==> flow/design.v <==
module synchronizer(
	input clk,
	input reset_n,
	input async,
	output logic sync
);
	logic d1;
	always_ff @(posedge clk) begin 
		if(~reset_n) begin
			 d1 <= 0;
			 sync <= 0;
		end else begin
			 d1 <= async;
			 sync <= d1;
		end
	end
endmodule
module ff #(parameter BIT_RESET = 1) (
	input clk,     
	input reset_n,   
	input D,
	input en_i,
	output logic Q
);
	always_ff @(posedge clk) begin : proc_
		if(~reset_n) begin
			Q <= BIT_RESET;
		end else if(en_i) begin
			Q <= D;
		end else Q <= Q;
	end
endmodule : ff
module parity (
    input  logic        parity_type_i,      
    input  logic [7:0]  data_i,
    input  logic [1:0]  data_bit_num_i,     
    output logic        parity_bit_o
);
    logic parity_calculated;
    always_comb begin
        case (data_bit_num_i)
            2'b00: parity_calculated = ^data_i[4:0];    
            2'b01: parity_calculated = ^data_i[5:0];    
            2'b10: parity_calculated = ^data_i[6:0];    
            2'b11: parity_calculated = ^data_i[7:0];    
            default: parity_calculated = ^data_i;       
        endcase
        parity_bit_o = (parity_type_i) ? parity_calculated : ~parity_calculated;
    end
endmodule : parity
module piso (
	input clk,     
	input reset_n,   
	input shift_en_i,
	input load_en_i,
	input load_d0_i,
	input [7:0] data_i,
	output logic tx_o
);	
	logic [7:0] data;
	wire  f1, f2, f3, f4, f5, f6, f7;
	assign data[7] = load_en_i ? data_i[7] : 1;
	assign data[6] = load_en_i ? data_i[6] : f7;
	assign data[5] = load_en_i ? data_i[5] : f6;
	assign data[4] = load_en_i ? data_i[4] : f5;
	assign data[3] = load_en_i ? data_i[3] : f4;
	assign data[2] = load_en_i ? data_i[2] : f3;
	assign data[1] = load_en_i ? data_i[1] : f2;
	assign data[0] = (load_d0_i) ? 0 : (load_en_i ? data_i[0] : f1);
	ff ff_1_inst (.clk(clk), .reset_n(reset_n), .en_i(shift_en_i), .D(data[0]), .Q(tx_o));
	ff ff_2_inst (.clk(clk), .reset_n(reset_n), .en_i(shift_en_i), .D(data[1]), .Q(f1));
	ff ff_3_inst (.clk(clk), .reset_n(reset_n), .en_i(shift_en_i), .D(data[2]), .Q(f2));
	ff ff_4_inst (.clk(clk), .reset_n(reset_n), .en_i(shift_en_i), .D(data[3]), .Q(f3));
	ff ff_5_inst (.clk(clk), .reset_n(reset_n), .en_i(shift_en_i), .D(data[4]), .Q(f4));
	ff ff_6_inst (.clk(clk), .reset_n(reset_n), .en_i(shift_en_i), .D(data[5]), .Q(f5));
	ff ff_7_inst (.clk(clk), .reset_n(reset_n), .en_i(shift_en_i), .D(data[6]), .Q(f6));
	ff ff_8_inst (.clk(clk), .reset_n(reset_n), .en_i(shift_en_i), .D(data[7]), .Q(f7));
endmodule 
module transmitter_controller (
	input clk,     
	input reset_n,   
	input tx_en_i,
	input start_tx_i,
	input trans_data_fi_i,
	input trans_stop_fi_i,
	input tick_d_i,
	input parity_en_i,
	input cts_ni,
	output logic trans_en_o,
	output logic tx_finish_o
);
	typedef enum logic [2:0] {
        IDLE,  
        CTS, 
        WAIT, 
        TRANS_START,  
        TRANS_DATA, 
        TRANS_PARITY,  
        TRANS_STOP, 
        FINISH 
    } state_t; 
	state_t current_state, next_state;
	always_ff @(posedge clk) begin 
		if(~reset_n) begin
				current_state <= IDLE;
		end else begin
				 current_state<= next_state;
			end
		end
	logic start_tx_d;
	always_ff @(posedge clk) begin 
		if(~reset_n) begin
			 start_tx_d<= 0;
		end else begin
			start_tx_d<= start_tx_i;
		end
	end
	assign negedge_start = start_tx_d & ~start_tx_i; 
	logic start_en_d, start_en_d1;
	always_ff @(posedge clk) begin : proc_
		if(~reset_n) begin
			start_en_d <= 0;
			start_en_d1 <= 0;
		end else begin
			start_en_d <= negedge_start;
			start_en_d1 <= start_en_d;
		end
	end
	always_comb begin
		case (current_state)
			IDLE:  next_state = (tx_en_i) ? CTS: IDLE;
			CTS: next_state = (~cts_ni) ? WAIT : (~tx_en_i) ? IDLE: CTS;
			WAIT: next_state = (cts_ni) ? CTS :  (~tx_en_i)? IDLE : (start_en_d1) ? TRANS_START : WAIT;
			TRANS_START: next_state =  (tick_d_i) ? TRANS_DATA: TRANS_START;
			TRANS_DATA: next_state = (trans_data_fi_i & parity_en_i) ? TRANS_PARITY : (trans_data_fi_i & ~parity_en_i) ? TRANS_STOP : TRANS_DATA;
			TRANS_PARITY: next_state = (tick_d_i) ? TRANS_STOP : TRANS_PARITY;
			TRANS_STOP: next_state = (trans_stop_fi_i) ? FINISH : TRANS_STOP;
			FINISH:	next_state = (tx_en_i & ~cts_ni & start_en_d1) ? TRANS_START : (tx_en_i & ~cts_ni) ? WAIT : (tx_en_i) ? CTS :  IDLE;
			default: next_state = IDLE; 
		endcase
	end
	always_comb begin
		trans_en_o = 1'b0;
		tx_finish_o = 1'b0;
		case (current_state)
			TRANS_START: begin
				trans_en_o = 1'b1;
			end
			TRANS_DATA: begin
				trans_en_o = 1'b1;
			end
			TRANS_PARITY: begin
				trans_en_o = 1'b1;
			end
			TRANS_STOP: begin
				trans_en_o = 1'b1;
			end
			FINISH:	tx_finish_o = 1'b1;
			default: begin
					trans_en_o = 1'b0;
		            tx_finish_o = 1'b0;
		    end
		endcase
	end
endmodule 	
module uart_transmitter(
    input clk,
    input reset_n,
    input start_tx_i,
    input tx_en_i,
    input parity_type_i,
    input parity_en_i,
    input [7:0] data_i,
    input tick_i,
    input stop_bit_num_i,
    input cts_ni,
    input [1:0] data_bit_num_i,
    output logic tx_o,
    output logic trans_fi_o
);
    logic [3:0] data_size;
    logic [3:0] cnt_data_trans;
    logic [1:0] stop_bit_size;
    logic [3:0] total_data;
    logic [7:0] data;
    wire trans_en;
    wire shift_en; 
    assign shift_en = trans_en ? tick_i : 1'b0;
    assign stop_bit_size = (stop_bit_num_i) ? 2: 1;
      always_comb begin
        case (data_bit_num_i)
            2'b00: begin
                data_size = 4'd5;
                data = {3'b111, data_i[4:0]};
            end
            2'b01: begin
                data_size = 4'd6;
                data = {2'b11, data_i[5:0]};
            end
            2'b10: begin
                data_size = 4'd7;
                data = {1'b1, data_i[6:0]};
            end
            2'b11: begin
                data_size = 4'd8;
                data = data_i;
            end
        endcase
        total_data = data_size + parity_en_i + stop_bit_size + 1;
    end
    logic [7:0] sampled_data;
    logic [3:0] total_data_sampled;
    logic [3:0] data_size_sampled;
    always_ff @(posedge clk) begin
        if(~reset_n) begin
            sampled_data <= 0;
            total_data_sampled <= 0;
            data_size_sampled <= 0;
        end else begin
            sampled_data <= data;
            total_data_sampled <= total_data;
            data_size_sampled <=  data_size;
        end
    end
    logic tick_d;
    always_ff @(posedge clk) begin
        if(~reset_n) begin
            tick_d <= 0;
        end else begin
            tick_d <= tick_i;
        end
    end
    always_ff @(posedge clk) begin 
            if(~reset_n) begin
                 cnt_data_trans <= 0;
            end else if(shift_en) begin
                 cnt_data_trans <=  cnt_data_trans + 1;
            end else if(~trans_en)  begin
                cnt_data_trans <= 0;
            end
        end 
    wire parity_bit_o;
    parity parity_inst
        (
            .parity_type_i (parity_type_i),
            .data_i        (sampled_data),
            .data_bit_num_i(data_bit_num_i),
            .parity_bit_o  (parity_bit_o)
        );
    wire trans_data_fi, trans_stop_fi;
    assign trans_data_fi = (cnt_data_trans == (1+ data_size_sampled));
    assign trans_stop_fi = (cnt_data_trans == total_data_sampled);
    wire load_d0;
    assign load_d0 = (~|cnt_data_trans) | (parity_en_i & ~parity_bit_o & trans_data_fi);
    wire load_en;
    assign load_en = cnt_data_trans == 1;
    logic load_d0_sampled;
    logic load_en_sampled;
    logic trans_data_fi_sampled;
    logic trans_stop_fi_sampled;
    always_ff @(posedge clk) begin
           if(~reset_n) begin
            load_d0_sampled <= 0;
            load_en_sampled <= 0;
            trans_data_fi_sampled <= 0;
            trans_stop_fi_sampled <= 0;
        end else begin
            load_d0_sampled <= load_d0;
            load_en_sampled <= load_en;
            trans_data_fi_sampled <=  trans_data_fi;
            trans_stop_fi_sampled <=  trans_stop_fi;
        end
    end
    transmitter_controller transmitter_controller_inst
        (
            .clk             (clk),
            .reset_n         (reset_n),
            .tx_en_i         (tx_en_i),
            .start_tx_i      (start_tx_i),
            .trans_data_fi_i (trans_data_fi_sampled),
            .trans_stop_fi_i (trans_stop_fi_sampled),
            .tick_d_i        (tick_d),
            .cts_ni         (cts_ni),
            .parity_en_i     (parity_en_i),
            .trans_en_o      (trans_en),
            .tx_finish_o     (trans_fi_o)
        );
    piso piso_inst
        (
            .clk        (clk),
            .reset_n    (reset_n),
            .shift_en_i (shift_en),
            .load_en_i  (load_en_sampled),
            .load_d0_i (load_d0_sampled),
            .data_i     (sampled_data),
            .tx_o       (tx_o)
        );
endmodule 
module transmitter_fifo #(parameter DEPTH = 16)(
	input clk,
	input reset_n,
	input [7:0] fifo_tx_i,
	input fifo_tx_push_i,
	input fifo_tx_pop_i,
	input fifo_tx_reset_i,
	output logic  [7:0] fifo_tx_o,
	output  fifo_tx_empty_o,
	output  fifo_tx_full_o
	);
   localparam PTR_WIDTH = $clog2(DEPTH);
   logic [7:0] mem [0:DEPTH-1];
   logic [PTR_WIDTH-1:0] rd_ptr, wr_ptr;
   logic [PTR_WIDTH:0]   count;
    assign  fifo_tx_empty_o = (count == 0);
    assign fifo_tx_full_o  = (count == DEPTH);
    assign fifo_tx_o = mem[rd_ptr];
     always_ff @(posedge clk) begin
        if (~reset_n ) begin
            rd_ptr <= 0;
            wr_ptr <= 0;
            count  <= 0;
        end else if(fifo_tx_reset_i)  begin 
             rd_ptr <= 0;
            wr_ptr <= 0;
            count  <= 0;
        end else begin
            if (fifo_tx_push_i & !fifo_tx_full_o) begin
                mem[wr_ptr] <= fifo_tx_i;
                wr_ptr <= wr_ptr + 1;
                count <= count + 1;
            end
            if (fifo_tx_pop_i & !fifo_tx_empty_o) begin
                rd_ptr <= rd_ptr + 1;
                count <= count - 1;
            end
        end
    end
endmodule
module uart_tx_top (
    input        clk,
    input        reset_n,
    input        fifo_en_i,              
    input        tx_en_i,
    input        parity_type_i,
    input        parity_en_i,
    input        tick_i,
    input fifo_tx_reset_i,
    input        stop_bit_num_i,
    input [1:0]  data_bit_num_i,
    input [7:0]  data_i,  
    input hf_en_i,
    input cts_ni,              
    input        write_data_i,  
    input start_tx_i,        
    output         tx_o,
    output         fifo_tx_empty_o,
    output         fifo_tx_full_o,
    output         trans_fi_o
);
    logic tx_busy;
    assign fifo_tx_pop = fifo_en_i & trans_fi_o & ~fifo_tx_empty_o;
    logic [7:0] fifo_data_out;
    logic       fifo_push;
    logic write_data_d1, write_data_d2;
    always_ff @(posedge clk) begin 
        if (~reset_n) begin
            write_data_d1 <= 0;
            write_data_d2 <= 0;
        end else begin
            write_data_d1 <= write_data_i;
            write_data_d2 <= write_data_d1;
        end
    end
    synchronizer inst_synchronizer (.clk(clk), .reset_n(reset_n), .async(cts_ni), .sync(cts_sync));
    logic tx_busy_pulse;
    assign negedge_write_data_en = ~write_data_d1 & write_data_d2;
    assign fifo_push = fifo_en_i & negedge_write_data_en;
    assign cts_n = hf_en_i ? cts_sync : 0;
    transmitter_fifo fifo_tx_inst (
        .clk(clk),
        .reset_n(reset_n),
        .fifo_tx_i(data_i),
        .fifo_tx_push_i(fifo_push),
        .fifo_tx_pop_i(fifo_tx_pop),
        .fifo_tx_reset_i(fifo_tx_reset_i), 
        .fifo_tx_o(fifo_data_out),
        .fifo_tx_empty_o(fifo_tx_empty_o),
        .fifo_tx_full_o(fifo_tx_full_o)
    );
    logic [7:0] tx_data_mux;
    logic       start_tx;
    always_comb begin
        if (fifo_en_i) begin
            tx_data_mux = fifo_data_out;
            start_tx = start_tx_i |  (~fifo_tx_empty_o & tx_busy_pulse);
        end else begin
            tx_data_mux = data_i;
            start_tx    = start_tx_i; 
        end
    end
    logic tx_busy_d;
    always_ff @(posedge clk) begin 
        if(~reset_n) begin
            tx_busy_d <= 0;
        end else begin
            tx_busy_d <= tx_busy;
        end
    end
    assign negedge_tx_busy = ~tx_busy & tx_busy_d;
        always_ff @(posedge clk) begin 
        if(~reset_n) begin
            tx_busy_pulse <= 0;
        end else if (negedge_tx_busy) begin
            tx_busy_pulse <= 1;
        end else begin
            tx_busy_pulse <= 0;
        end
    end
     always_ff @(posedge clk) begin
        if (~reset_n) begin
            tx_busy <= 1'b0;
        end else if (trans_fi_o) begin
            tx_busy <= 1'b0;
        end else if (start_tx & tx_en_i) begin
            tx_busy <= 1'b1;  
        end
    end
    uart_transmitter uart_tx_inst (
        .clk(clk),
        .reset_n(reset_n),
        .cts_ni(cts_n),
        .start_tx_i(start_tx),
        .tx_en_i(tx_en_i),
        .parity_type_i(parity_type_i),
        .parity_en_i(parity_en_i),
        .data_i(tx_data_mux),
        .tick_i(tick_i),
        .stop_bit_num_i(stop_bit_num_i),
        .data_bit_num_i(data_bit_num_i),
        .tx_o(tx_o),
        .trans_fi_o(trans_fi_o)
    );
endmodule
module shift_register(
		input clk,
		input reset_n,
		input shift_en_i,
		input data_i,
		output [7:0] data_o
	);
	logic [7:0] shift_regs;
	always_ff @(posedge clk) begin
		if(~reset_n) begin
			shift_regs <= 0;
		end else if(shift_en_i) begin
			 shift_regs <= {data_i, shift_regs[7:1]} ;
		end
	end
	assign data_o = shift_regs;
endmodule
module receiver_controller(
		input clk,
		input reset_n,
		input rx_en_i,
		input start_bit_detected_i,
		input clk_1x_i,
		input clk_2x_i,
		input receive_data_fi_i,
		input receive_total_fi_i,
		input parity_en_i,
		input rts_ni,
		output logic receive_en,
		output logic data_o_valid,
		output logic receive_data_en
	);
	typedef enum logic [2:0] {
        IDLE,  
        RTS, 
        SCAN,  
        WAIT_START,  
        RECEIVE_DATA, 
        RECEIVE_PARITY, 
        RECEIVE_STOP, 
        FINISH 
    } state_t; 
	state_t current_state, next_state;
	always_ff @(posedge clk) begin 
		if(~reset_n) begin
				current_state <= IDLE;
		end else begin
				 current_state<= next_state;
			end
		end
	always_comb begin
		case (current_state)
			IDLE:  next_state = (rx_en_i) ? RTS: IDLE;
			RTS: next_state = (~rts_ni) ? SCAN : (~rx_en_i) ? IDLE: RTS; 
			SCAN: next_state = (rts_ni) ? RTS : (~rx_en_i)? IDLE : (start_bit_detected_i) ? WAIT_START : SCAN;
			WAIT_START: next_state = (clk_1x_i) ? RECEIVE_DATA: WAIT_START;
			RECEIVE_DATA: next_state = (receive_data_fi_i & parity_en_i) ? RECEIVE_PARITY : (receive_data_fi_i & ~ parity_en_i) ? RECEIVE_STOP : RECEIVE_DATA;  
			RECEIVE_PARITY : next_state = (clk_2x_i) ? RECEIVE_STOP : RECEIVE_PARITY;
			RECEIVE_STOP: next_state = (receive_total_fi_i) ? FINISH: RECEIVE_STOP;
			FINISH: next_state =  (rx_en_i & ~rts_ni & start_bit_detected_i) ? WAIT_START : (rx_en_i & ~rts_ni) ? SCAN : (rx_en_i) ? RTS : IDLE;
		endcase
	end
	always_comb begin
		receive_data_en = 1'b0;
		receive_en = 1'b0;
		data_o_valid = 1'b0;
		case (current_state)
			RECEIVE_DATA: begin
				receive_data_en = 1'b1;
				receive_en = 1'b1;
			end
			RECEIVE_PARITY: begin
				receive_en = 1'b1;
			end
			RECEIVE_STOP: begin
				receive_en = 1'b1;
			end
			FINISH:	data_o_valid = 1'b1;
			default: begin
					receive_data_en = 1'b0;
                    receive_en = 1'b0;
                    data_o_valid = 1'b0;
			end
		endcase
	end
endmodule
module uart_receiver(
		input clk,
		input reset_n,
		input rx_en_i,
		input tick_i,
	    input parity_type_i,
	    input parity_en_i,
    	input tx_i,
   		input stop_bit_num_i,
    	input [1:0] data_bit_num_i,
    	output logic [7:0] data_o,
    	input rts_ni,
    	output logic data_o_valid,
    	output logic parity_err_o,
    	output logic stop_bit_err_o
    	);
		logic [3:0] clk_div;
	wire tx_sync;
	synchronizer sync(
		.clk(clk),
		.reset_n(reset_n),
		.async(tx_i),
		.sync(tx_sync)
		);
	logic d1;
	always_ff @(posedge clk) begin 
		if(~reset_n) begin
			d1 <= 0;
		end else begin
			d1 <= tx_sync;
		end
	end
  	logic [3:0] data_size;
    logic [1:0] stop_bit_size;
    logic [3:0] total_data_size;
	logic [3:0] data_size_sampled;
	logic [3:0] total_data_size_sampled;
    logic [7:0] data;
    wire [7:0] data_receive;
    wire receive_en;
    	wire receive_data_en;
	assign clk_1x = clk_div == 4'b1111 & tick_i;
	assign clk_2x = clk_div == 4'b1110 & tick_i;
	assign data_receive_en = clk_1x  & receive_en;
	assign shift_receive_en = clk_1x & receive_data_en;
	logic [3:0] count_data;
	assign receive_data_fi = count_data == data_size_sampled;
    assign receive_total_fi_i = count_data == total_data_size_sampled;
	assign start_bit_detected = (d1 & ~tx_sync);
	assign stop_bit_size = (stop_bit_num_i) ? 2 : 1;
	assign parity_check = count_data == data_size_sampled & data_receive_en;
	logic parity_check_sampled;
	logic parity_bit_sampled;
	assign parity_bit = (parity_check_sampled) ? tx_sync : 0; 
	wire expected_parity_bit = (^data) ^ parity_type_i;
	assign parity_err = (parity_en_i && parity_check_sampled) ?
						(parity_bit_sampled != expected_parity_bit) : 1'b0;
  	assign stop_bit_1_check = (count_data == data_size_sampled + parity_en_i) && data_receive_en; 
  	assign stop_bit_2_check = (count_data == data_size_sampled + parity_en_i + 1) && data_receive_en;
	logic stop_bit_1_check_sampled;
	logic stop_bit_2_check_sampled;
  	assign stop_bit_err = (stop_bit_1_check_sampled & (tx_sync != 1'b1)) |
                      (stop_bit_num_i & stop_bit_2_check_sampled & (tx_sync != 1'b1));
always_ff @(posedge clk) begin
		if(~reset_n) begin
			data_o <= 0;
		end else if(receive_total_fi_i) begin
				data_o <= data;
			end
		end
      always_comb begin
        case (data_bit_num_i)
            2'b00: begin
                data_size = 4'd5;
                data = {3'b000, data_receive[7:3]};
            end
            2'b01: begin
                data_size = 4'd6;
                data = {2'b00, data_receive[7:2]};
            end
            2'b10: begin
                data_size = 4'd7;
                data = {1'b0, data_receive[7:1]};
            end
            2'b11: begin
                data_size = 4'd8;
                data = data_receive;
            end
        endcase
        total_data_size = data_size + parity_en_i + stop_bit_size;
    end
	always_ff @(posedge clk) begin
		if(~reset_n) begin
			 parity_err_o <= 0;
			 data_size_sampled <= 0;
			 total_data_size_sampled <= 0;
			 parity_check_sampled <= 0;
			 parity_bit_sampled <= 0;
			 stop_bit_1_check_sampled <= 0;
			 stop_bit_2_check_sampled <= 0;
			 stop_bit_err_o <= 0;
		end else begin
			 parity_err_o <= parity_err;
			 data_size_sampled <= data_size;
			 total_data_size_sampled <= total_data_size;
			 parity_check_sampled <= parity_check;
			 parity_bit_sampled <= parity_bit;
			 stop_bit_1_check_sampled <= stop_bit_1_check;
			 stop_bit_2_check_sampled <= stop_bit_2_check;
			 stop_bit_err_o <= stop_bit_err;
		end
	end
	always_ff @(posedge clk) begin
		if(~reset_n) begin
			 count_data <= 0;
		end else if(data_receive_en) begin
			 count_data <= count_data + 1;
		end else if(receive_total_fi_i) begin
				count_data <= 0;
			end
	end
	always_ff @(posedge clk) begin 
		if(~reset_n) begin
			clk_div <= 0;
		end else if(tick_i) begin
			clk_div <= clk_div + 1;
		end
	end
		shift_register shift_register_inst
		(
			.clk        (clk),
			.reset_n    (reset_n),
			.shift_en_i (shift_receive_en),
			.data_i     (tx_sync),
			.data_o     (data_receive)
		);
	receiver_controller receiver_controller_inst
		(
			.clk                  (clk),
			.reset_n              (reset_n),
			.rx_en_i              (rx_en_i),
			.rts_ni              (rts_ni),
			.start_bit_detected_i (start_bit_detected),
			.clk_1x_i             (clk_1x),
			.clk_2x_i             (clk_2x),
			.receive_data_fi_i    (receive_data_fi),
			.receive_total_fi_i   (receive_total_fi_i),
			.parity_en_i          (parity_en_i),
			.receive_data_en      (receive_data_en),
			.data_o_valid         (data_o_valid),
			.receive_en (receive_en)
		);
endmodule
module receiver_fifo #(
    parameter DEPTH = 16
)(
    input            clk,
    input             reset_n,
    input   [7:0] fifo_rx_i,
    input               fifo_rx_push_i,
    input               fifo_rx_pop_i,
    input               fifo_rx_reset_i,
    input   [1:0]       fifo_rx_trig_level_i,
    output logic [7:0] fifo_rx_o,
    output              fifo_rx_empty_o,
    output              fifo_rx_full_o,
    output fifo_rx_triggered_o
    );
    localparam PTR_WIDTH = $clog2(DEPTH);
    logic [7:0] mem [0:DEPTH-1];
    logic [PTR_WIDTH-1:0] rd_ptr, wr_ptr;
    logic [PTR_WIDTH:0]   count;
    logic [PTR_WIDTH:0] trig_level;
    always_comb begin
        case (fifo_rx_trig_level_i)
            2'd0: trig_level = 1;
            2'd1: trig_level = 4;
            2'd2: trig_level = 8;
            default: trig_level = 14;
        endcase
    end
    assign fifo_rx_triggered_o = (count >= trig_level);
    assign fifo_rx_empty_o = (count == 0);
    assign fifo_rx_full_o  = (count == DEPTH);
    assign fifo_rx_o = mem[rd_ptr];
    always_ff @(posedge clk) begin
        if (~reset_n) begin
            rd_ptr <= 0;
            wr_ptr <= 0;
            count  <= 0;
        end else if(fifo_rx_reset_i) begin
            rd_ptr <= 0;
            wr_ptr <= 0;
            count  <= 0;
        end else begin
            if (fifo_rx_push_i & !fifo_rx_full_o) begin
                mem[wr_ptr] <= fifo_rx_i;
                wr_ptr <= wr_ptr + 1;
                count <= count + 1;
            end
            if (fifo_rx_pop_i & !fifo_rx_empty_o) begin
                rd_ptr <= rd_ptr + 1;
                count <= count - 1;
            end
        end
    end
endmodule
module uart_rx_top (
    input        clk,
    input        reset_n,
    input        rx_en_i,
    input        tick_i,
    input        parity_type_i,
    input        parity_en_i,
    input        tx_i,
    input fifo_rx_reset_i,
    input        stop_bit_num_i,
    input [1:0]  data_bit_num_i,
    input        fifo_en_i,    
    input  force_rts_i,                
    input        fifo_rx_pop_i,
    input [1:0]  fifo_rx_trig_level_i,
    input        hf_en_i,
    input rdr_empty_i,
    output logic [7:0]  data_o,
    output logic        data_o_valid,
    output logic        parity_err_o,
    output logic        stop_bit_err_o,
    output logic        fifo_rx_empty_o,
    output fifo_rx_overrun,
    output logic rts_no
);
    logic [7:0] receiver_data;
    logic       receiver_data_valid;
    wire fifo_rx_full_o;
    wire trigger_fifo_lt_14;
    assign trigger_fifo_lt_14 = ~(fifo_rx_trig_level_i[0] & fifo_rx_trig_level_i[1]);
    uart_receiver uart_rx_inst (
        .clk(clk),
        .reset_n(reset_n),
        .rx_en_i(rx_en_i),
        .tick_i(tick_i),
        .parity_type_i(parity_type_i),
        .parity_en_i(parity_en_i),
        .tx_i(tx_i),
        .rts_ni        (rts_no),
        .stop_bit_num_i(stop_bit_num_i),
        .data_bit_num_i(data_bit_num_i),
        .data_o(receiver_data),
        .data_o_valid(receiver_data_valid),
        .parity_err_o(parity_err_o),
        .stop_bit_err_o(stop_bit_err_o)
    );
    wire fifo_rx_triggered;
    logic [7:0] fifo_out;
    logic       fifo_push;
    always_ff @(posedge clk) begin
        if(~reset_n) begin
            rts_no <= 0;
        end else if(hf_en_i) begin
           if(force_rts_i) begin
            rts_no <= 0;
            end else if( (~fifo_en_i & ~rdr_empty_i) | (fifo_en_i &(trigger_fifo_lt_14 & fifo_rx_triggered) | (~trigger_fifo_lt_14 & fifo_rx_triggered))) begin 
                rts_no <= 1;
            end else if(  (~fifo_en_i & rdr_empty_i) | (fifo_en_i & (trigger_fifo_lt_14 & rts_no & fifo_rx_empty_o) | (~trigger_fifo_lt_14 & ~fifo_rx_triggered))) begin
                rts_no <= 0;
            end
         end
    end
    assign fifo_push = fifo_en_i && receiver_data_valid;
    receiver_fifo fifo_rx_inst (
        .clk(clk),
        .reset_n(reset_n),
        .fifo_rx_i(receiver_data),
        .fifo_rx_push_i(fifo_push),
        .fifo_rx_pop_i(fifo_rx_pop_i),
        .fifo_rx_reset_i(fifo_rx_reset_i),  
        .fifo_rx_o(fifo_out),
        .fifo_rx_empty_o(fifo_rx_empty_o),
        .fifo_rx_trig_level_i(fifo_rx_trig_level_i),
        .fifo_rx_full_o(fifo_rx_full_o),
        .fifo_rx_triggered_o (fifo_rx_triggered)
           );
    logic fifo_rx_pop_d;
    always_ff @(posedge clk) begin 
        if(~reset_n) begin
            fifo_rx_pop_d <= 0;
        end else begin
            fifo_rx_pop_d <= fifo_rx_pop_i;
        end
    end
    wire negedge_rx_pop= ~fifo_rx_pop_i & fifo_rx_pop_d;
    assign fifo_rx_overrun = fifo_en_i & fifo_rx_full_o & receiver_data_valid;
    logic [7:0] msg;
    logic data_valid;
    always_comb begin
        if (fifo_en_i) begin
            msg       = fifo_out;
            data_valid = (fifo_rx_empty_o & receiver_data_valid) | (~fifo_rx_empty_o & negedge_rx_pop );
        end else begin
            msg       = receiver_data;
            data_valid = receiver_data_valid;
        end
    end
    logic data_valid_d;
    always_ff @(posedge clk) begin : proc_
        if(~reset_n) begin
            data_o_valid <= 0;
            data_valid_d <= 0;      
        end else  begin
            data_valid_d <= data_valid;
             data_o_valid <= data_valid_d;
        end
    end
    always_ff @(posedge clk) begin
        if(~reset_n) begin
            data_o <= 0;
        end else if(data_valid_d) begin
            data_o <= msg;
        end
    end
endmodule
module baud_generator #(
    parameter SYSTEM_FREQUENCY = 50_000_000,
    parameter SAMPLING_RATE = 16
) (
    input clk,
    input reset_n,
    input [2:0] baud_sl_i,
    output logic tick_tx,
    output logic tick_rx
);
    logic [31:0] BIT_PERIOD_TX, BIT_PERIOD_RX;
    logic [31:0] counter_tx, counter_rx;
    logic [2:0] baud_sl_prev;
    logic baud_changed;
    logic [31:0] BIT_PERIOD_TX_SEL, BIT_PERIOD_RX_SEL;
    always_comb begin
        case (baud_sl_i)
            3'd0: begin BIT_PERIOD_TX_SEL = SYSTEM_FREQUENCY / 4800;   BIT_PERIOD_RX_SEL = SYSTEM_FREQUENCY / (16 *4800);   end
            3'd1: begin BIT_PERIOD_TX_SEL = SYSTEM_FREQUENCY / 9600;   BIT_PERIOD_RX_SEL = SYSTEM_FREQUENCY / (16 *9600);   end
            3'd2: begin BIT_PERIOD_TX_SEL = SYSTEM_FREQUENCY / 14400;  BIT_PERIOD_RX_SEL = SYSTEM_FREQUENCY / (16 *14400);  end
            3'd3: begin BIT_PERIOD_TX_SEL = SYSTEM_FREQUENCY / 19200;  BIT_PERIOD_RX_SEL = SYSTEM_FREQUENCY / (16 *19200);  end
            3'd4: begin BIT_PERIOD_TX_SEL = SYSTEM_FREQUENCY / 38400;  BIT_PERIOD_RX_SEL = SYSTEM_FREQUENCY / (16 *38400);  end
            3'd5: begin BIT_PERIOD_TX_SEL = SYSTEM_FREQUENCY / 57600;  BIT_PERIOD_RX_SEL = SYSTEM_FREQUENCY / (16 *57600);  end
            3'd6: begin BIT_PERIOD_TX_SEL = SYSTEM_FREQUENCY / 115200; BIT_PERIOD_RX_SEL = SYSTEM_FREQUENCY / (16 *115200); end
            default: begin BIT_PERIOD_TX_SEL = SYSTEM_FREQUENCY / 230400; BIT_PERIOD_RX_SEL = SYSTEM_FREQUENCY / (16 *230400); end
        endcase
    end
    always_ff @(posedge clk) begin
        if (!reset_n) begin
            baud_sl_prev <= 0;
            baud_changed <= 0;
        end else begin
            baud_changed <= (baud_sl_i != baud_sl_prev);
            baud_sl_prev <= baud_sl_i;
        end
    end
    always_ff @(posedge clk) begin : proc_
        if(~reset_n) begin
            BIT_PERIOD_TX <= SYSTEM_FREQUENCY / 115200;
            BIT_PERIOD_RX <= SYSTEM_FREQUENCY / (16 *115200);
        end else if(baud_changed) begin
            BIT_PERIOD_TX <= BIT_PERIOD_TX_SEL;
            BIT_PERIOD_RX <= BIT_PERIOD_RX_SEL;
        end
    end
    always_ff @(posedge clk) begin
        if (~reset_n ) begin
            counter_tx <= 0;
            tick_tx <= 0;
        end else if(baud_changed) begin
         counter_tx <= 0;
            tick_tx <= 0;
        end else begin
            if (counter_tx == BIT_PERIOD_TX - 1) begin
                counter_tx <= 0;
                tick_tx <= 1;
            end else begin
                counter_tx <= counter_tx + 1;
                tick_tx <= 0;
            end
        end
    end
    always_ff @(posedge clk) begin
        if (!reset_n || baud_changed) begin
            counter_rx <= 0;
            tick_rx <= 0;
        end else begin
            if (counter_rx == BIT_PERIOD_RX - 1) begin
                counter_rx <= 0;
                tick_rx <= 1;
            end else begin
                counter_rx <= counter_rx + 1;
                tick_rx <= 0;
            end
        end
    end
endmodule
module apb_controller(
	input clk,
	input reset_n,
	input psel_i,
	input penable_i,
	input addr_err_i,
	output logic pready_o,
	output logic act_en_o,
	output logic pslverr_o
);
assign pslverr_o = addr_err_i & pready_o;
	typedef enum logic [1:0] {
    IDLE   = 2'b00,
    SETUP  = 2'b01,
    WAIT_ = 2'b10,
    ACCESS = 2'b11
  } state_e;
  state_e current_state, next_state;
  always_ff @(posedge clk) begin
    if (~reset_n) begin
      current_state <= IDLE;
    end else begin
      current_state <= next_state;
    end
  end
   always_comb begin
    next_state = IDLE;
    case (current_state)
      IDLE: begin
        if (psel_i & !penable_i) begin
          next_state = SETUP;
        end
      end
      SETUP: begin
      	if(~psel_i) next_state = IDLE;
      	else if(penable_i) next_state = WAIT_;
      	else next_state = SETUP;
      end
      WAIT_: begin
      	next_state = ACCESS;
      end
      ACCESS: begin
      	next_state = IDLE;
      end
      default: next_state = IDLE;
    endcase
  end
 always_comb begin
 	pready_o = 1'b0;
 	act_en_o = 1'b0;
    case (current_state)
      IDLE: begin
      end
      SETUP: begin
      end
      WAIT_: begin
      	act_en_o = 1'b1;
      end
      ACCESS: begin
      	pready_o = 1'b1;
      end
    endcase
  end
endmodule 
module register_file (
	input        clk,            
	input        reset_n,
	input [11:0] addr_i,
	input        wr_rd_i,
	input        en_i,
	input [31:0] pwdata_i,
	input [3:0]  byte_strobe_i,
	output logic [31:0] prdata_o,
	output logic [31:0] tdr_o,
	input [31:0] rdr_i,
	output logic [31:0] lcr_o,
	output logic [31:0] ocr_o,
	input [31:0] lsr_i,
	output logic [31:0] fcr_o,
	output logic [31:0] ier_o,
	input [31:0] iir_i,
  output logic [31:0] hcr_o,
	output logic        addr_err_o
);
    localparam logic [11:0] ADDR_TDR = 12'h000;
    localparam logic [11:0] ADDR_RDR = 12'h004;
    localparam logic [11:0] ADDR_LCR = 12'h008;
    localparam logic [11:0] ADDR_OCR = 12'h00C;
    localparam logic [11:0] ADDR_LSR = 12'h010;
    localparam logic [11:0] ADDR_FCR = 12'h014;
    localparam logic [11:0] ADDR_IER = 12'h018;
    localparam logic [11:0] ADDR_IIR = 12'h01C;
    localparam logic [11:0] ADDR_HCR = 12'h020;
  wire start_tx_pulse;
  assign start_tx_pulse = ocr_o[1];
  always_ff @(posedge clk) begin
    if (~reset_n) begin
      tdr_o       <= 32'b0;
      lcr_o       <= 32'b0;
      ocr_o       <= 32'b0;
      fcr_o       <= 32'b0;
      ier_o       <= 32'b0;
      hcr_o <=    32'b0;
      prdata_o    <= 32'b0;
      addr_err_o  <= 1'b0;
    end else begin
      addr_err_o <= 1'b0;
      if (start_tx_pulse) begin
        ocr_o[1] <= 1'b0; 
      end
      if (en_i & wr_rd_i) begin   
        unique case (addr_i)
          ADDR_TDR: begin
            if (byte_strobe_i[0]) tdr_o[7:0]    <= pwdata_i[7:0];
            if (byte_strobe_i[1]) tdr_o[15:8]   <= pwdata_i[15:8];
            if (byte_strobe_i[2]) tdr_o[23:16]  <= pwdata_i[23:16];
            if (byte_strobe_i[3]) tdr_o[31:24]  <= pwdata_i[31:24];
          end
        ADDR_LCR: begin
          if (byte_strobe_i[0]) lcr_o[7:0]    <= pwdata_i[7:0];
          if (byte_strobe_i[1]) lcr_o[15:8]   <= pwdata_i[15:8];
          if (byte_strobe_i[2]) lcr_o[23:16]  <= pwdata_i[23:16];
          if (byte_strobe_i[3]) lcr_o[31:24]  <= pwdata_i[31:24];
        end
        ADDR_OCR: begin
          if (byte_strobe_i[0]) ocr_o[7:0]    <= pwdata_i[7:0];
          if (byte_strobe_i[1]) ocr_o[15:8]   <= pwdata_i[15:8];
          if (byte_strobe_i[2]) ocr_o[23:16]  <= pwdata_i[23:16];
          if (byte_strobe_i[3]) ocr_o[31:24]  <= pwdata_i[31:24];
        end
        ADDR_FCR: begin
          if (byte_strobe_i[0]) fcr_o[7:0]    <= pwdata_i[7:0];
          if (byte_strobe_i[1]) fcr_o[15:8]   <= pwdata_i[15:8];
          if (byte_strobe_i[2]) fcr_o[23:16]  <= pwdata_i[23:16];
          if (byte_strobe_i[3]) fcr_o[31:24]  <= pwdata_i[31:24];
        end
        ADDR_IER: begin
          if (byte_strobe_i[0]) ier_o[7:0]    <= pwdata_i[7:0];
          if (byte_strobe_i[1]) ier_o[15:8]   <= pwdata_i[15:8];
          if (byte_strobe_i[2]) ier_o[23:16]  <= pwdata_i[23:16];
          if (byte_strobe_i[3]) ier_o[31:24]  <= pwdata_i[31:24];
        end
      ADDR_HCR: begin
        if (byte_strobe_i[0]) hcr_o[7:0]    <= pwdata_i[7:0];
        if (byte_strobe_i[1]) hcr_o[15:8]   <= pwdata_i[15:8];
        if (byte_strobe_i[2]) hcr_o[23:16]  <= pwdata_i[23:16];
        if (byte_strobe_i[3]) hcr_o[31:24]  <= pwdata_i[31:24];
      end
      default: addr_err_o <= 1'b1;
    endcase
    end else if (en_i & !wr_rd_i) begin   
        unique case (addr_i)
          ADDR_TDR: prdata_o <= tdr_o;
          ADDR_RDR: prdata_o <= rdr_i;
          ADDR_LCR: prdata_o <= lcr_o;
          ADDR_OCR: prdata_o <= ocr_o;
          ADDR_LSR: prdata_o <= lsr_i;
          ADDR_FCR: prdata_o <= fcr_o;
          ADDR_IER: prdata_o <= ier_o;
          ADDR_IIR: prdata_o <= iir_i;
          ADDR_HCR: prdata_o <= hcr_o;
          default: begin
            prdata_o   <= 32'b0;
            addr_err_o <= 1'b1;
          end
        endcase
      end
    end
  end
endmodule
module apb_slave (
	input clk,    
	input preset_n,  
	input psel,
	input penable,
	input pwrite,
	input[11:0] paddr,
	input[3:0] pstrb,
	input[31:0] pwdata,
	output pready,
	output pslverr,
	output[31:0] prdata,
	output [31:0] tdr,
	input  [31:0] rdr,
	output logic [31:0] lcr,
	output logic [31:0] ocr,
	input [31:0] lsr,
	output logic [31:0] fcr,
	output logic [31:0] ier,
	input [31:0] iir,
	output logic [31:0] hcr
);
	logic addr_err;
	logic register_access_en;
	apb_controller apb_controller_inst
		(
			.clk        (clk),
			.reset_n    (preset_n),
			.psel_i     (psel),
			.penable_i  (penable),
			.addr_err_i (addr_err),
			.pready_o   (pready),
			.act_en_o   (register_access_en),
			.pslverr_o  (pslverr)
		);
	register_file register_file_inst
		(
			.clk           (clk),
			.reset_n       (preset_n),
			.addr_i        (paddr),
			.wr_rd_i       (pwrite),
			.en_i          (register_access_en),
			.pwdata_i      (pwdata),
			.byte_strobe_i (pstrb),
			.prdata_o      (prdata),
			.tdr_o         (tdr),
			.rdr_i         (rdr),
			.lcr_o         (lcr),
			.ocr_o         (ocr),
			.lsr_i         (lsr),
			.fcr_o         (fcr),
			.ier_o         (ier),
			.iir_i         (iir),
	.hcr_o        (hcr),
			.addr_err_o    (addr_err)
		);
endmodule 
module apb_uart #(
    parameter SYSTEM_FREQUENCY = 50_000_000,
    parameter SAMPLING_RATE = 16
)(
    input pclk,  
    input preset_n,  
    input psel,
    input penable,
    input pwrite,
    input[11:0] paddr,
    input[3:0] pstrb,
    input[31:0] pwdata,
    output pready,
    output pslverr,
    output[31:0] prdata,
    output irq,
    output logic baud_o,
    output logic tick_rx, 
    input cts_n,
    input rx,
    output tx,
    output rts_n
);
    localparam logic [11:0] ADDR_TDR = 12'h000;
    localparam logic [11:0] ADDR_RDR = 12'h004;
    localparam logic [11:0] ADDR_LCR = 12'h008;
    localparam logic [11:0] ADDR_OCR = 12'h00C;
    localparam logic [11:0] ADDR_LSR = 12'h010;
    localparam logic [11:0] ADDR_FCR = 12'h014;
    localparam logic [11:0] ADDR_IER = 12'h018;
    localparam logic [11:0] ADDR_IIR = 12'h01C;
    localparam logic [11:0] ADDR_HCR = 12'h020;
    logic [31:0] tdr;
    logic [31:0] rdr;
    logic [31:0] lcr;
    logic [31:0] ocr;
    logic [31:0] lsr;
    logic [31:0] fcr;
    logic [31:0] ier;
    logic [31:0] iir;
    logic [31:0] hcr;
    logic [31:0] pwdata_d;
    logic psel_d;
    logic penable_d;
    logic pwrite_d;
    logic [11:0] paddr_d;
    logic [3:0] pstrb_d;
    always_ff @(posedge pclk or negedge preset_n) begin
        if(~preset_n) begin
             pwdata_d<= 0;
             psel_d <= 0;
             penable_d <= 0;
             pwrite_d <= 0;
             paddr_d <= 0;
             pstrb_d <= 0;
        end else begin
            pwdata_d <= pwdata;
            psel_d <= psel;
            penable_d <= penable;
            pwrite_d <= pwrite;
            paddr_d <= paddr;
            pstrb_d <= pstrb;
        end
    end
    apb_slave apb_slave_inst
        (
            .clk      (pclk),
            .preset_n (preset_n),
            .psel     (psel_d),
            .penable  (penable_d),
            .pwrite   (pwrite_d),
            .paddr    (paddr_d),
            .pstrb    (pstrb_d),
            .pwdata   (pwdata_d),
            .pready   (pready),
            .pslverr  (pslverr),
            .prdata   (prdata),
            .tdr      (tdr),
            .rdr      (rdr),
            .lcr      (lcr),
            .ocr      (ocr),
            .lsr      (lsr),
            .fcr      (fcr),
            .ier      (ier),
            .iir      (iir),
            .hcr     (hcr)
        );
    assign cpu_read_rdr = pready & !pwrite & paddr == ADDR_RDR;
    assign cpu_write_tdr = pready & pwrite & paddr == ADDR_TDR;
    assign cpu_read_lsr = pready & !pwrite & paddr == ADDR_LSR;
    assign cpu_read_iir = pready & !pwrite & paddr == ADDR_IIR;
    logic tdr_empty;
    wire data_o_valid;
    wire fifo_rx_empty;
    wire fifo_rx_overrun;
    wire parity_err;
    wire stop_bit_err;
    logic rdr_empty;
    wire [7:0] data_received;
    wire fifo_tx_empty;
    wire fifo_tx_full;
    wire lsr0_set;
    assign lsr1_set = (~fcr[0] & ~rdr_empty) | (fcr[0] & ~fifo_rx_empty);
    assign lsr2_set = parity_err;
    assign lsr3_set = stop_bit_err;
    assign lsr4_set = (~fcr[0] & tdr_empty) | (fcr[0] & fifo_tx_empty);
    assign lsr5_set = (fcr[0] & parity_err & stop_bit_err);
    assign lsr6_set = (~fcr[0] & ~rdr_empty & data_o_valid) | fifo_rx_overrun;
    logic [31:0] prdata_prev;
    always_ff @(posedge pclk or negedge preset_n) begin 
        if(~preset_n) begin
            prdata_prev <= 0;
        end else begin
            prdata_prev <= prdata;
        end
    end
    assign lsr0_reset = cpu_read_lsr & ~prdata_prev[0] & prdata[0];
    assign lsr1_reset = (~fcr[0] & rdr_empty) | (fcr[0] & fifo_rx_empty);
    assign lsr2_reset = cpu_read_lsr & ~prdata_prev[2] & prdata[2];
    assign lsr3_reset = cpu_read_lsr & ~prdata_prev[3] & prdata[3];
    assign lsr4_reset = (~fcr[0] & ~tdr_empty) | (fcr[0] & ~fifo_tx_empty);
    assign lsr5_reset = cpu_read_lsr & ~prdata_prev[5] & prdata[5];
    assign lsr6_reset = cpu_read_lsr & ~prdata_prev[6] & prdata[6];
    logic cpu_write_tdr_d;
    always_ff @(posedge pclk or negedge preset_n) begin
        if (~preset_n) cpu_write_tdr_d <= 0;
        else cpu_write_tdr_d <= cpu_write_tdr;
    end  
    always_ff @(posedge pclk or negedge preset_n) begin 
        if(~preset_n) begin
             tdr_empty<= 1;
        end else if(cpu_write_tdr_d) begin
             tdr_empty <= 0;
        end else if((~fcr[0] &~tdr_empty & ocr[1] ) | (fcr[0] & ocr[1] & fifo_tx_empty)) begin
            tdr_empty <= 1;
        end
    end
    assign fifo_rx_pop_ready = cpu_read_rdr & ~fifo_rx_empty;
    logic fifo_rx_pop;
    always_ff @(posedge pclk or negedge preset_n) begin
        if(~preset_n) begin
            fifo_rx_pop <= 0;
        end else begin
            fifo_rx_pop <= fifo_rx_pop_ready;
        end
    end
    assign tick_tx = baud_o;
    baud_generator #(
        .SYSTEM_FREQUENCY(SYSTEM_FREQUENCY),
        .SAMPLING_RATE(SAMPLING_RATE)
    ) baud_gen_inst (
        .clk(pclk),
        .reset_n(preset_n),
        .baud_sl_i(lcr[7:5]),
        .tick_tx(baud_o),
        .tick_rx(tick_rx)
    );
    uart_tx_top uart_tx_top_inst
        (
            .clk             (pclk),
            .reset_n         (preset_n),
            .fifo_en_i       (fcr[0]),
            .tx_en_i         (ocr[0]),
            .parity_type_i   (lcr[4]),
            .parity_en_i     (lcr[3]),
            .tick_i          (tick_tx),
            .stop_bit_num_i  (lcr[2]),
            .cts_ni           (cts_n),
            .hf_en_i         (hcr[0]),
            .data_bit_num_i  (lcr[1:0]),
            .fifo_tx_reset_i(fcr[2]),
            .data_i          (tdr[7:0]),
            .write_data_i    (cpu_write_tdr_d), 
            .start_tx_i  (ocr[1]), 
            .tx_o            (tx),
            .fifo_tx_empty_o (fifo_tx_empty),
            .fifo_tx_full_o  (fifo_tx_full),
            .trans_fi_o       (lsr0_set)
        );
    uart_rx_top uart_rx_top_inst
        (
            .clk                  (pclk),
            .reset_n              (preset_n),
            .rx_en_i              (ocr[2]),
            .tick_i               (tick_rx),
            .parity_type_i        (lcr[4]),
            .parity_en_i          (lcr[3]),
            .tx_i                 (rx),
            .stop_bit_num_i       (lcr[2]),
            .data_bit_num_i       (lcr[1:0]),
            .fifo_en_i              (fcr[0]),
            .fifo_rx_reset_i     (fcr[1]),
            .fifo_rx_trig_level_i(fcr[4:3]),
            .hf_en_i             (hcr[0]),
            .force_rts_i          (hcr[1]),
            .fifo_rx_pop_i        (fifo_rx_pop),
            .data_o               (data_received),
            .data_o_valid         (data_o_valid),
            .parity_err_o         (parity_err),
            .stop_bit_err_o       (stop_bit_err),
            .fifo_rx_empty_o      (fifo_rx_empty),
            .fifo_rx_overrun     (fifo_rx_overrun),
            .rts_no              (rts_n),
            .rdr_empty_i      (rdr_empty)
        );
    always_ff @(posedge pclk or negedge preset_n) begin 
        if(~preset_n) begin
            lsr[31:0] <= 0;
        end else begin
            if(lsr0_set) begin
                lsr[0] <= 1;
            end 
            if(lsr0_reset) begin
                lsr[0] <= 0;
            end
            if(lsr1_set) begin
                lsr[1] <= 1;
            end 
            if(lsr1_reset) begin
                lsr[1] <= 0;
            end
            if(lsr2_set) begin
                lsr[2] <= 1;
            end 
            if(lsr2_reset) begin
                lsr[2] <= 0;
            end
            if(lsr3_set) begin
                lsr[3] <= 1;
            end 
            if(lsr3_reset) begin
                lsr[3] <= 0;
            end
            if(lsr4_set) begin
                lsr[4] <= 1;
            end 
            if(lsr4_reset) begin
                lsr[4] <= 0;
            end
            if(lsr5_set) begin
                lsr[5] <= 1;
            end 
            if(lsr5_reset) begin
                lsr[5] <= 0;
            end
            if(lsr6_set) begin
                lsr[6] <= 1;
            end 
            if(lsr6_reset) begin
                lsr[6] <= 0;
            end
        end
    end
    always_ff @(posedge pclk or negedge preset_n) begin 
        if(~preset_n) begin
            rdr <= 0;
            rdr_empty <= 1;
        end else if(data_o_valid) begin
            rdr <= {24'b0, data_received};
            rdr_empty <= 1'b0;
        end else if(cpu_read_rdr) begin
            rdr_empty <= 1'b1;
        end
    end
    wire lsr_stt = (lsr[2] | lsr[3]  | lsr[5] | lsr[6]);
       always_ff @(posedge pclk or negedge preset_n) begin 
        if(~preset_n) begin
            iir <= 32'h00000001; 
        end else begin
            if(cpu_read_iir) begin
                iir[2:0] <=  3'b001; 
            end else begin
                if(ier[2] & lsr_stt) begin
                    iir[2:0] <=  3'b110; 
                end else if(ier[0] & ~rdr_empty) begin
                    iir[2:0] <=  3'b100; 
                end else if(ier[1] & tdr_empty & ocr[1]) begin
                    iir[2:0] <=  3'b010; 
                end 
            end
        end
    end
    assign irq = ~iir[0];
endmodule
Tool chain data of apb_uart
Tool output for the design above, in the order of the flow.
Line numbers count from 1 in the design file above.
Operators: Yosys type, input widths -> output width; for muxes data width and select width s.
Cell names lack the library's common part.
{"block": "setup", "top": "apb_uart", "clock_port": "pclk", "lib": "sky130hd", "pvt_corner": "tt_025C_1v80"}

After elaboration
Yosys after proc, flatten, opt, wreduce and memory -nomap, before mapping. Print and check cells are not counted.
Yosys's memory passes give these memory sizes; they may raise the number of words (mostly to a power of two), join words into wider ones and drop unused or constant bits.
{"block": "word_totals", "reg_bits": 565, "ramBits": 256, "clocked_rd_ports_x_width": 16, "memories": 2, "inputBits": 55, "output_inout_bits": 39}
{"block": "classes", "addsub": 24, "n_cmp": 1, "n_eq": 55, "mux": 124, "logic": 126, "reduce_and_logical": 85}
{"block": "mem_list", "name": "uart_rx_top_inst.fifo_rx_inst.mem", "words": 16, "word_bits": 8, "read_ports": 1, "wr": 1, "line_no": 699, "text": "logic [7:0] mem [0:DEPTH-1];"}
{"block": "mem_list", "name": "uart_tx_top_inst.fifo_tx_inst.mem", "words": 16, "word_bits": 8, "read_ports": 1, "wr": 1, "line_no": 311, "text": "logic [7:0] mem [0:DEPTH-1];"}
{"block": "ops", "op": "$pmux 32 s9", "n": 1}
{"block": "ops", "op": "$pmux 14 s7", "n": 1}
{"block": "ops", "op": "$and 1x1->1", "n": 83}
{"block": "ops", "op": "$eq 12x5->1 const B", "n": 6}
{"block": "ops", "op": "$reduce_and 3->1", "n": 24}
{"block": "ops", "op": "$pmux 10 s7", "n": 1}
{"block": "ops", "op": "$add 32x1->32 const B", "n": 2}
{"block": "ops", "op": "$sub 32x1->32 const B", "n": 2}
{"block": "ops", "op": "$eq 32x32->1", "n": 2}
{"block": "ops", "op": "$pmux 8 s4", "n": 2}
{"block": "ops", "op": "$mux 8", "n": 8}
{"block": "ops", "op": "$mux 1", "n": 60}
{"block": "ops", "op": "$mux 4", "n": 14}
{"block": "ops", "op": "$mux 3", "n": 18}
{"block": "ops", "op": "$pmux 3 s8", "n": 2}
{"block": "ops", "op": "$eq 3x3->1 const B", "n": 11}
{"block": "ops", "op": "$add 4x1->4 const B", "n": 8}
{"block": "ops", "op": "$not 1->1", "n": 25}
{"block": "ops", "op": "$eq 12x3->1 const B", "n": 2}
{"block": "ops", "op": "$eq 12x4->1 const B", "n": 2}
{"block": "ops", "op": "$logic_not 12->1", "n": 2}
{"block": "ops", "op": "$reduce_bool 2->1", "n": 12}
{"block": "ops", "op": "$mux 5", "n": 4}
{"block": "ops", "op": "$eq 3x2->1 const B", "n": 6}
{"block": "ops", "op": "$or 1x1->1", "n": 17}
{"block": "ops", "op": "$eq 4x4->1", "n": 4}
{"block": "ops", "op": "$reduce_xor 8->1", "n": 2}
{"block": "ops", "op": "$pmux 4 s4", "n": 1}
Other operator kinds: 44; their cells: 93.

Longest topological paths
Depth = most cells in a row (Yosys ltp): at word level without a register or memory, in the mapped netlist without a sequential cell, where the memories' decode and read muxes count.
{"block": "logic_depth", "depth_word": 10, "ABC_AREA": 1, "mapped_depth": 15, "mapped_depth_nobuf": 15}

Synthesis result
Source: synth_stat.txt of the flow (Yosys; design flattened, memories mapped). It holds for the ABC_AREA given above (unset counts as 0); a run with the other value may have another netlist.
The area totals of this step are shown rounded.
{"block": "synth_totals", "mapped_cells": 3835, "area_um2": 34000, "seqArea_um2": 19000, "flip_flops": 810}
{"block": "by_type", "type": "dfxtp_1", "n": 476}
{"block": "by_type", "type": "edfxtp_1", "n": 256}
{"block": "by_type", "type": "nor2_1", "n": 552}
{"block": "by_type", "type": "o21ai_0", "n": 408}
{"block": "by_type", "type": "dfrtp_1", "n": 75}
{"block": "by_type", "type": "nand2_1", "n": 489}
{"block": "by_type", "type": "inv_1", "n": 438}
{"block": "by_type", "type": "a21oi_1", "n": 253}
{"block": "by_type", "type": "nand3_1", "n": 141}
{"block": "by_type", "type": "xor2_1", "n": 76}
{"block": "by_type", "type": "ha_1", "n": 44}
{"block": "by_type", "type": "o22ai_1", "n": 76}
{"block": "by_type", "type": "clkbuf_1", "n": 113}
{"block": "by_type", "type": "o221ai_1", "n": 47}
{"block": "by_type", "type": "xnor2_1", "n": 40}
{"block": "by_type", "type": "nor3_1", "n": 53}
{"block": "by_type", "type": "nand4_1", "n": 42}
{"block": "by_type", "type": "o211ai_1", "n": 29}
Not listed: further types 38, cells in them 227.

Timing after synthesis
Source: OpenSTA report_checks on the synthesized netlist (no wires, ideal clock, input and output delay 20% of the period each), path of least setup slack; recovery checks are left aside. Register names are those of the netlist, which keeps one name where synthesis merged equal registers.
{"block": "synth_path", "kind": "input to register", "from": "input port preset_n", "to": "memory uart_tx_top_inst.fifo_tx_inst.mem[11][0]", "tclk_ns": 20.0, "input_delay_ns": 4.000, "setup_time_ns": 0.383, "launch_ns": 4.000, "t_arrival_ns": 5.357, "required_time_ns": 19.617, "path_slack_ns": 14.259, "path_delay_ns": 1.740, "driving_pins": 5, "period_less_setup_slack_ns": 5.741}
"path_delay_ns" is the arrival time less input delay plus setup time.
"driving_pins": output pins that drive a net of the path, with the launching flip-flop's if there is one; two outputs of one cell count as two.
"period_less_setup_slack_ns" is the clock period less the worst setup slack; recovery checks do not enter. This is arithmetic on one report: input and output delays are still those of the set period (20% each).
The rows between start and end are the longest chain of elaborated cells between them; the timing report does not say that the signal goes this way. Where chains are equally long, one stands for them.
Each line given opens the expression or statement behind the cell; cells for indexed reads and writes are added by Yosys, which also makes memories of some case tables.
Only ways into the end's enable, where the timed path ends, are counted here.
{"block": "synth_via", "cell_sequence": "clkbuf_1 > clkinv_1 > nor2_1 > inv_1 > nor3_1", "elab_chain_len": 1, "cells_between": 2, "lines_between": 1, "cone_classes": "2 x mux"}
{"block": "synth_rtl", "element": "start: declaration", "line_no": 1161, "text": "input preset_n,"}
{"block": "synth_rtl", "element": "$mux 4", "line_no": 318, "text": "if (~reset_n ) begin"}
{"block": "synth_rtl", "element": "end: declaration", "line_no": 311, "text": "logic [7:0] mem [0:DEPTH-1];"}

Path in the finished layout
Path of least setup slack in the final report of run B (OpenROAD, finished layout, wires in). Where an end is a register, its clock arrival counts in the times.
{"block": "layout_path", "kind": "input to register", "from": "input port preset_n", "to": "memory uart_tx_top_inst.fifo_tx_inst.mem[1][6]", "tclk_ns": 6.23, "input_delay_ns": 1.25, "setup_time_ns": 0.37, "launch_ns": 1.25, "t_arrival_ns": 3.70, "required_time_ns": 6.53, "path_slack_ns": 2.83, "driving_pins": 8}
The rows between start and end are the longest chain of elaborated cells between them; the timing report does not say that the signal goes this way. Where chains are equally long, one stands for them.
Only ways into the end's enable, where the timed path ends, are counted here.
{"block": "layout_via", "cell_sequence": "buf_8 > clkinv_2 > nor2_1 > buf_4 > inv_1 > nor2_1 > nand2_1 > nor2_1", "elab_chain_len": 1, "cells_between": 2, "lines_between": 1, "cone_classes": "2 x mux"}
{"block": "layout_rtl", "element": "start: declaration", "line_no": 1161, "text": "input preset_n,"}
{"block": "layout_rtl", "element": "$mux 4", "line_no": 318, "text": "if (~reset_n ) begin"}
{"block": "layout_rtl", "element": "end: declaration", "line_no": 311, "text": "logic [7:0] mem [0:DEPTH-1];"}

Lab notebook: apb_uart

4 stored runs of apb_uart in the flow (synthesis by Yosys, layout by OpenROAD, sky130hd cells), in arbitrary order. Constraints: input delay and output delay 20% of the set period each, output load 0.01 pF.
By "timing.achieved_period_ns" is meant the clock period of the run minus its worst setup slack. This is arithmetic on one report: input and output delays are still those of the set period (20% each).
By "worst_path_time_ns" is meant the share of the clock period that the worst setup path is allowed (20% is reserved at inputs, 20% at outputs), minus its slack. Clock arrival times at its registers enter into it.
"power_total_w": no workload was simulated; the value follows from the tool's default switching activity.
Values from the reports are rounded here.

{"run": "run A", "settings": { "CELL_PAD_IN_SITES_DETAIL_PLACEMENT": 2, "CELL_PAD_IN_SITES_GLOBAL_PLACEMENT": 3, "CORE_MARGIN": 5, "CORE_UTILIZATION": 58, "CTS_CLUSTER_SIZE": 60, "MIN_ROUTING_LAYER": "met2", "period_ns": 20.0, "CAP_MARGIN": 20, "SLEW_MARGIN": 20 }, "outcome": "incomplete, placement halted on GPL-0301"}
{"run": "run B", "settings": { "ABC_AREA": 1, "CELL_PAD_IN_SITES_DETAIL_PLACEMENT": 2, "CELL_PAD_IN_SITES_GLOBAL_PLACEMENT": 2, "CORE_ASPECT_RATIO": 1.01, "CORE_MARGIN": 3, "CORE_UTILIZATION": 33, "CTS_CLUSTER_SIZE": 55, "HOLD_SLACK_MARGIN": 0.14, "PLACE_DENSITY_LB_ADDON": 0.21, "SLEW_MARGIN": 40, "TNS_END_PERCENT": 35, "period_ns": 6.23, "CAP_MARGIN": 20 }, "results": { "worst_path_time_ns": 2.16, "timing.worst_path_kind": "input to register", "yosys.chip_area_um2": 34000, "fin_hold_ws_ns": 0.39, "fin_ws_ns": 2.8, "power_total_w": 0.011, "final_cell_area_um2": 39000, "timing.achieved_period_ns": 3.401, "design_die_area_um2": 110000, "final_util_pct": 39, "tns_ns": 0.000 }}
{"run": "run C", "settings": { "ABC_AREA": 1, "CAP_MARGIN": 35, "CELL_PAD_IN_SITES_DETAIL_PLACEMENT": 1, "CELL_PAD_IN_SITES_GLOBAL_PLACEMENT": 3, "CORE_MARGIN": 7, "CORE_UTILIZATION": 45, "CTS_CLUSTER_DIAMETER": 196, "CTS_CLUSTER_SIZE": 38, "GPL_ROUTABILITY_DRIVEN": 1, "GPL_TIMING_DRIVEN": 0, "HOLD_SLACK_MARGIN": -0.02, "MIN_ROUTING_LAYER": "met2", "PLACE_DENSITY_LB_ADDON": 0.05, "SETUP_SLACK_MARGIN": 0.98, "SLEW_MARGIN": 10, "period_ns": 3.7 }, "outcome": "incomplete, placement halted on FLW-0024"}
{"run": "run D", "settings": { "CORE_UTILIZATION": 20, "CTS_CLUSTER_SIZE": 44, "GPL_ROUTABILITY_DRIVEN": 0, "MAX_ROUTING_LAYER": "met5", "PLACE_DENSITY_LB_ADDON": 0.15, "TNS_END_PERCENT": 45, "period_ns": 10.6, "CAP_MARGIN": 20, "CORE_MARGIN": 2, "SLEW_MARGIN": 20 }, "results": { "worst_path_time_ns": 2.35, "timing.worst_path_kind": "input to register", "yosys.chip_area_um2": 33000, "fin_hold_ws_ns": 0.39, "fin_ws_ns": 6.1, "power_total_w": 0.0067, "final_cell_area_um2": 40000, "timing.achieved_period_ns": 4.467, "design_die_area_um2": 170000, "final_util_pct": 24, "tns_ns": 0.000 }}
